==> flow/design.v <==
module EX (
    input clk,
    input rst_n,
    input en,
    input stage_ID_EX__EX_regwrite,
    input stage_ID_EX__EX_memtoreg,
    input stage_ID_EX__EX_memread,
    input stage_ID_EX__EX_memwrite,
    input stage_ID_EX__EX_alusrc,
    input [1:0] stage_ID_EX__EX_aluop,
    input stage_ID_EX__EX_regdst,
    input stage_ID_EX__EX_sys_en,
    input [31:0]stage_ID_EX__EX_rs_data,
    input [31:0]stage_ID_EX__EX_rt_data,
    input [4:0]stage_ID_EX__EX_rs_id,
    input [4:0]stage_ID_EX__EX_rt_id,
    input [4:0]stage_ID_EX__EX_rd_id,
    input [31:0]stage_ID_EX__EX_sign_ext,
    input [2:0]stage_ID_EX__EX_funct3,
    input sys__EX_done,
    output reg stage_EX_MEM__MEM_regwrite,
    output reg stage_EX_MEM__MEM_memtoreg,
    output reg stage_EX_MEM__MEM_memread,
    output reg stage_EX_MEM__MEM_memwrite,
    output reg [31:0] stage_EX_MEM__MEM_alures,
    output reg [31:0] stage_EX_MEM__MEM_store_data,
    output reg [4:0]  stage_EX_MEM__MEM_rd_id,
    output EX__HDUbr_regwrite,
    output EX__HDU_memread,
    output [4:0] EX__HDU_HDUbr_rd_id,
    output reg  EX_stall_for_sys,
    input  FU__EX_rs_wb,
    input  FU__EX_rs_mem,
    input  FU__EX_rt_wb,
    input  FU__EX_rt_mem,
    input [31:0]  WB__EX_for_help,
    input [31:0]  MEM__EX_for_help
);
localparam S0 = 0;  
localparam S1 = 1;  
wire [31:0] FMP1_out_rs;
wire [31:0] FMP1_out_rt;
wire [31:0] FMP2_out_rs;
wire [31:0] FMP2_out_rt;
wire [31:0] alu_in_rs;
wire [31:0] alu_in_rt;
reg  [31:0] alu_res;
assign FMP1_out_rs = (FU__EX_rs_wb)?WB__EX_for_help:stage_ID_EX__EX_rs_data;
assign FMP1_out_rt = (FU__EX_rt_wb)?WB__EX_for_help:stage_ID_EX__EX_rt_data;
assign FMP2_out_rs = (FU__EX_rs_mem)?MEM__EX_for_help:FMP1_out_rs;
assign FMP2_out_rt = (FU__EX_rt_mem)?MEM__EX_for_help:FMP1_out_rt;
assign alu_in_rs = FMP2_out_rs;
assign alu_in_rt = (stage_ID_EX__EX_alusrc)?stage_ID_EX__EX_sign_ext:FMP2_out_rt;
always@* begin
    case ({stage_ID_EX__EX_aluop,stage_ID_EX__EX_funct3})
        5'b00000: alu_res = alu_in_rs+alu_in_rt;
        5'b01000: alu_res = alu_in_rs+alu_in_rt;
        5'b10000: alu_res = alu_in_rs-alu_in_rt;
        5'b01001: alu_res = alu_in_rs<<alu_in_rt[4:0];
        5'b01101: alu_res = alu_in_rs>>alu_in_rt[4:0];
        5'b10101: alu_res = $signed(alu_in_rs)>>>alu_in_rt[4:0];
        5'b01100: alu_res = alu_in_rs^alu_in_rt;
        5'b01110: alu_res = alu_in_rs|alu_in_rt;
        5'b01111: alu_res = alu_in_rs&alu_in_rt;
        default: alu_res = 32'b0;   
    endcase
end
reg curr_state , next_state;
always@(posedge clk) begin
    if (!rst_n) begin
        curr_state <= 0;
    end
    else begin
        curr_state <= next_state;
    end
end
always@* begin
    next_state = curr_state;
    EX_stall_for_sys = 0;
    case(curr_state) 
        S0: begin
                if (stage_ID_EX__EX_sys_en) begin
                    next_state = S1;
                    EX_stall_for_sys = 1;
                end
        end
        S1: begin
                if(!sys__EX_done)
                    EX_stall_for_sys = 1;
                else begin
                    EX_stall_for_sys = 0;
                    next_state = S0;
                end
        end
    endcase
end
always@(posedge clk) begin
    if(!rst_n) begin
        stage_EX_MEM__MEM_regwrite <= 0;
        stage_EX_MEM__MEM_memtoreg <= 0;
        stage_EX_MEM__MEM_memread <= 0;
        stage_EX_MEM__MEM_memwrite <= 0;
        stage_EX_MEM__MEM_alures <= 0;
        stage_EX_MEM__MEM_store_data <= 0;
        stage_EX_MEM__MEM_rd_id <= 0;
    end
    else begin
        if(en) begin
            stage_EX_MEM__MEM_regwrite <= EX_stall_for_sys?0:stage_ID_EX__EX_regwrite;
            stage_EX_MEM__MEM_memtoreg <= EX_stall_for_sys?0:stage_ID_EX__EX_memtoreg;
            stage_EX_MEM__MEM_memread  <= EX_stall_for_sys?0:stage_ID_EX__EX_memread;
            stage_EX_MEM__MEM_memwrite <= EX_stall_for_sys?0:stage_ID_EX__EX_memwrite;
            stage_EX_MEM__MEM_alures   <= alu_res;
            stage_EX_MEM__MEM_store_data <= FMP2_out_rt;
            stage_EX_MEM__MEM_rd_id      <= stage_ID_EX__EX_regdst?stage_ID_EX__EX_rd_id:stage_ID_EX__EX_rt_id; 
        end
    end
end
assign EX__HDU_HDUbr_rd_id = stage_ID_EX__EX_regdst?stage_ID_EX__EX_rd_id:stage_ID_EX__EX_rt_id;
assign EX__HDU_memread = stage_ID_EX__EX_memread;
assign EX__HDUbr_regwrite = stage_ID_EX__EX_regwrite;
endmodule
# From RTL to reports: EX

Tool output for the design above, in the order of the flow.
Line numbers count from 1 in the design file above.
Operators carry their Yosys type and port widths (W data, S select, Z words).
Cell names lack the library's common part.
A cell with -- has no value.

Design top: EX
Clock: clk
Library: sky130hd
Library corner: tt_025C_1v80

# Word-level counts

Counts by Yosys on the flattened word-level netlist (proc, flatten, opt, wreduce; memories kept). Register bits leave out memories and registers merged into their read ports (data or address); mux counts leave out enables and synchronous resets folded into registers. Print and check cells are left out. Cells with the same type and inputs are merged into one.

Register bits after elaboration: 74

Add/sub/neg operators: 2
Eq/ne operators: 8
Shifts and indexed selects: 3
Muxes and demuxes: 14
Bitwise operators: 4
Reductions and logical operators: 2

Operator list:

| cell                 | number |
| $pmux W32 S8         | 1 |
| $mux W32             | 5 |
| $add A32 B32 Y32     | 1 |
| $sub A32 B32 Y32     | 1 |
| $and A32 B32 Y32     | 1 |
| $or A32 B32 Y32      | 1 |
| $xor A32 B32 Y32     | 1 |
| $shl A32 B5 Y32      | 1 |
| $shr A32 B5 Y32      | 1 |
| $sshr A32 B5 Y32     | 1 |
| $eq A5 B4 Y1 const B | 6 |
| $eq A5 B5 Y1 const B | 2 |
| $mux W1              | 6 |
| $logic_not A5 Y1     | 1 |
| $mux W5              | 1 |
| $reduce_or A2 Y1     | 1 |
| $pmux W1 S2          | 1 |
| $not A1 Y1           | 1 |

# Logic depth

Longest topological path by Yosys (ltp), each cell counted once; first at word level (registers and memories cut), then after technology mapping (sequential cells cut; the memories' decode and read muxes count).

Depth after elaboration: 5
ABC_AREA: 1
Mapped depth: 32
Gate-level depth less buffers: 30

# Synthesis result

The flow's flattened synthesis, as Yosys stat reports it; memories are mapped. The netlist is that of the ABC_AREA named above (0 if unset); the other value can give another one.

Cell count: 2386
Cell area after synthesis: 13122.6 um2
Area of sequential cells: 1481.4 um2
Flip-flop cells: 74
Buffer cells: 124

Cells by type:

| type     | number | total area (um2) |
| nand2_1  | 859    | 3.22E+03 |
| nand3_1  | 364    | 1.82E+03 |
| dfxtp_1  | 74     | 1.48E+03 |
| ha_1     | 97     | 1.21E+03 |
| a21oi_1  | 144    | 720.691 |
| inv_1    | 175    | 656.88 |
| o21ai_0  | 118    | 590.566 |
| nor2_1   | 127    | 476.707 |
| xor2_1   | 32     | 280.269 |
| buf_2    | 48     | 240.23 |
| nand2_2  | 31     | 193.936 |
| o21ai_1  | 33     | 165.158 |
| buf_6    | 14     | 157.651 |
| nand3_2  | 15     | 150.144 |
| clkbuf_1 | 39     | 146.39 |
| o21a_1   | 19     | 142.637 |
| a221oi_1 | 15     | 131.376 |
| buf_4    | 17     | 127.622 |

Not listed: further types 38, cells in them 165.

# Worst setup path after synthesis

Source: OpenSTA report_checks on the synthesized netlist (no wires, ideal clock, input and output delay 20% of the period each), path of least setup slack; recovery checks are left aside. Register names are those of the netlist, which keeps one name where synthesis merged equal registers.

Path kind: input to register
Start: input FU__EX_rt_wb
End: register stage_EX_MEM__MEM_alures[24]
Clock period: 5.2 ns
Time at the first pin: 1.040 ns
Arrival time: 4.225 ns
Slack: 0.841 ns
Path delay: 3.319 ns
Driving pins on the path: 32
Path buffers: 3
Period reached after synthesis: 4.359 ns

"path delay" is the arrival time less input delay plus setup time.
"driving pins on the path": output pins that drive a net of the path, with the launching flip-flop's if there is one; two outputs of one cell count as two.
"period reached after synthesis" is the clock period less the worst setup slack; recovery checks do not enter. This is arithmetic on one report: input and output delays are still those of the set period (20% each).
Between the ends stands the longest chain of elaborated cells between them, by number of cells; it is not shown to be the way that was timed. Of several equally long chains one is given.
A line is the first line of the expression or statement that the cell stems from. Yosys adds cells for indexed reads and writes and turns some case tables into memories.

Path through: buf_4 -> inv_4 -> nand2_1 -> nand3_1 -> nand3_2 -> nand2_2 -> inv_2 -> buf_6 -> buf_2 -> ha_1 -> nand3_2 -> nor2_4 -> inv_1 -> o21ai_1 -> a31oi_1 -> xor2_1 -> ha_1 -> nand2_1 -> nor2_1 -> inv_1 -> nor2_1 -> nand4_1 -> nand3_1 -> nand2_1 -> nand2_1 -> nand2_1 -> nand2_1 -> nor2_1 -> nor2_1 -> nand3_1 -> nand2_1 -> a21oi_1
Length of the longest elaborated chain: 5
Elaborated cells between the ends (all ways): 12
Those cells by class: add/sub: 2; shift: 3; mux: 4; logic: 3

Ends and longest elaborated chain, after synthesis:

| item             | RTL line | RTL |
| from (decl)      | 34       | `input  FU__EX_rt_wb,` |
| $mux W32         | 49       | `assign FMP1_out_rt = (FU__EX_rt_wb)?WB__EX_for_help:stage_ID_EX__EX_rt_data;` |
| $mux W32         | 51       | `assign FMP2_out_rt = (FU__EX_rt_mem)?MEM__EX_for_help:FMP1_out_rt;` |
| $mux W32         | 53       | `assign alu_in_rt = (stage_ID_EX__EX_alusrc)?stage_ID_EX__EX_sign_ext:FMP2_out_rt;` |
| $sub A32 B32 Y32 | 58       | `5'b10000: alu_res = alu_in_rs-alu_in_rt;` |
| $pmux W32 S8     | 55       | `case ({stage_ID_EX__EX_aluop,stage_ID_EX__EX_funct3})` |
| to (assign)      | 103      | `stage_EX_MEM__MEM_alures <= 0;` |
| to (assign)      | 113      | `stage_EX_MEM__MEM_alures   <= alu_res;` |
| to (decl)        | 25       | `output reg [31:0] stage_EX_MEM__MEM_alures,` |

# Worst path after layout

From the final timing report of run 1: the path of least setup slack in the routed layout; clock arrival at registers is part of the times.

Path kind: input to register
Start: input FU__EX_rt_mem
End: register stage_EX_MEM__MEM_alures[23]
Clock period: 5.2 ns
Time at the first pin: 1.04 ns
Arrival time: 5.27 ns
Slack: 0.15 ns
Driving pins on the path: 24
Path buffers: 3

Between the ends stands the longest chain of elaborated cells between them, by number of cells; it is not shown to be the way that was timed. Of several equally long chains one is given.

Path through: dlygate4sd2_1 -> inv_4 -> or2_1 -> nand3_2 -> nand2_2 -> inv_2 -> buf_8 -> buf_8 -> ha_4 -> nand3_4 -> nor2_4 -> nand3_4 -> nand2_1 -> o21ai_0 -> xor2_1 -> ha_1 -> a21oi_1 -> o21ai_0 -> a21oi_1 -> nand3_1 -> o21ai_0 -> nand3_1 -> o21ai_1 -> a21oi_1
Length of the longest elaborated chain: 4
Elaborated cells between the ends (all ways): 11
Those cells by class: add/sub: 2; shift: 3; mux: 3; logic: 3

Ends and longest elaborated chain, after layout:

| item             | RTL line | RTL |
| from (decl)      | 35       | `input  FU__EX_rt_mem,` |
| $mux W32         | 51       | `assign FMP2_out_rt = (FU__EX_rt_mem)?MEM__EX_for_help:FMP1_out_rt;` |
| $mux W32         | 53       | `assign alu_in_rt = (stage_ID_EX__EX_alusrc)?stage_ID_EX__EX_sign_ext:FMP2_out_rt;` |
| $sub A32 B32 Y32 | 58       | `5'b10000: alu_res = alu_in_rs-alu_in_rt;` |
| $pmux W32 S8     | 55       | `case ({stage_ID_EX__EX_aluop,stage_ID_EX__EX_funct3})` |
| to (assign)      | 103      | `stage_EX_MEM__MEM_alures <= 0;` |
| to (assign)      | 113      | `stage_EX_MEM__MEM_alures   <= alu_res;` |
| to (decl)        | 25       | `output reg [31:0] stage_EX_MEM__MEM_alures,` |

Hand-over note for EX

Record of 5 stored runs of the RTL-to-layout flow on EX, platform sky130hd. The runs are unordered. Constraints: input delay and output delay 20% of the set period each, output load 0.01 pF.
By "critical setup path time" is meant the share of the clock period that the worst setup path is allowed (20% is reserved at inputs, 20% at outputs), minus its slack. Clock arrival times at its registers enter into it.
"total power of the final layout": no workload was simulated; the value follows from the tool's default switching activity.
Settings: -- = not set for that run.
Results: -- = not shown.

| item                                                    | run 1             | run 2             | run 3             | run 4             | run 5 |
| ABC_AREA                                                | 1                 | --                | --                | 0                 | 0     |
| CORE_MARGIN                                             | 3                 | 2                 | 3                 | 2                 | 2     |
| CTS_CLUSTER_DIAMETER                                    | 270               | --                | 98                | --                | 294   |
| GPL_TIMING_DRIVEN                                       | 0                 | --                | 0                 | --                | 0     |
| MAX_ROUTING_LAYER                                       | met4              | --                | met5              | --                | met4  |
| SLEW_MARGIN                                             | 35                | 20                | 10                | 20                | 20    |
| period_ns                                               | 5.2               | 5.12              | 6.44              | 7.56              | 4.67  |
| CAP_MARGIN                                              | 20                | 20                | 0                 | 20                | 0     |
| CORE_UTILIZATION                                        | 40                | 40                | 24                | 28                | 60    |
| CELL_PAD_IN_SITES_DETAIL_PLACEMENT                      | --                | --                | 2                 | 1                 | --    |
| CELL_PAD_IN_SITES_GLOBAL_PLACEMENT                      | --                | --                | 1                 | 1                 | --    |
| PLACE_DENSITY_LB_ADDON                                  | --                | --                | 0.03              | 0.05              | --    |
| SETUP_SLACK_MARGIN                                      | --                | --                | 1.43              | -0.31             | --    |
| TNS_END_PERCENT                                         | --                | --                | 80                | --                | 20    |
| MIN_ROUTING_LAYER                                       | --                | --                | --                | met2              | --    |
| GPL_ROUTABILITY_DRIVEN                                  | --                | --                | --                | --                | 1     |
| PLACE_DENSITY                                           | --                | --                | --                | --                | 0.5   |
| critical setup path time (ns)                           | 4.01              | 3.96              | 4.58              | 5.76              | --    |
| kind of the worst setup path                            | input to register | input to register | input to register | input to register | --    |
| lowest setup slack (ns)                                 | 0.145             | 0.141             | 0.570             | 0.288             | --    |
| smallest hold slack (ns)                                | 0.467             | 0.451             | 0.486             | 0.486             | --    |
| area of the standard cells in the finished layout (um2) | 16950.0           | 18602.8           | 19261.0           | 17100.2           | --    |
| die area (um2)                                          | 35015.8           | 34508.6           | 57914.8           | 48951.6           | --    |
| chip area in the Yosys report (um2)                     | 13122.6           | 13215.2           | 13215.2           | 13215.2           | --    |
| total power of the final layout (mW)                    | 3.506             | 3.737             | 3.372             | 2.562             | --    |
| post-layout utilization (%)                             | 53.0              | 57.2              | 35.6              | 36.7              | --    |
| post-route setup TNS (ns)                               | 0.000             | 0.000             | 0.000             | 0.000             | --    |

Run 5: did not finish, routing stopped with DRT-0255

End of note.
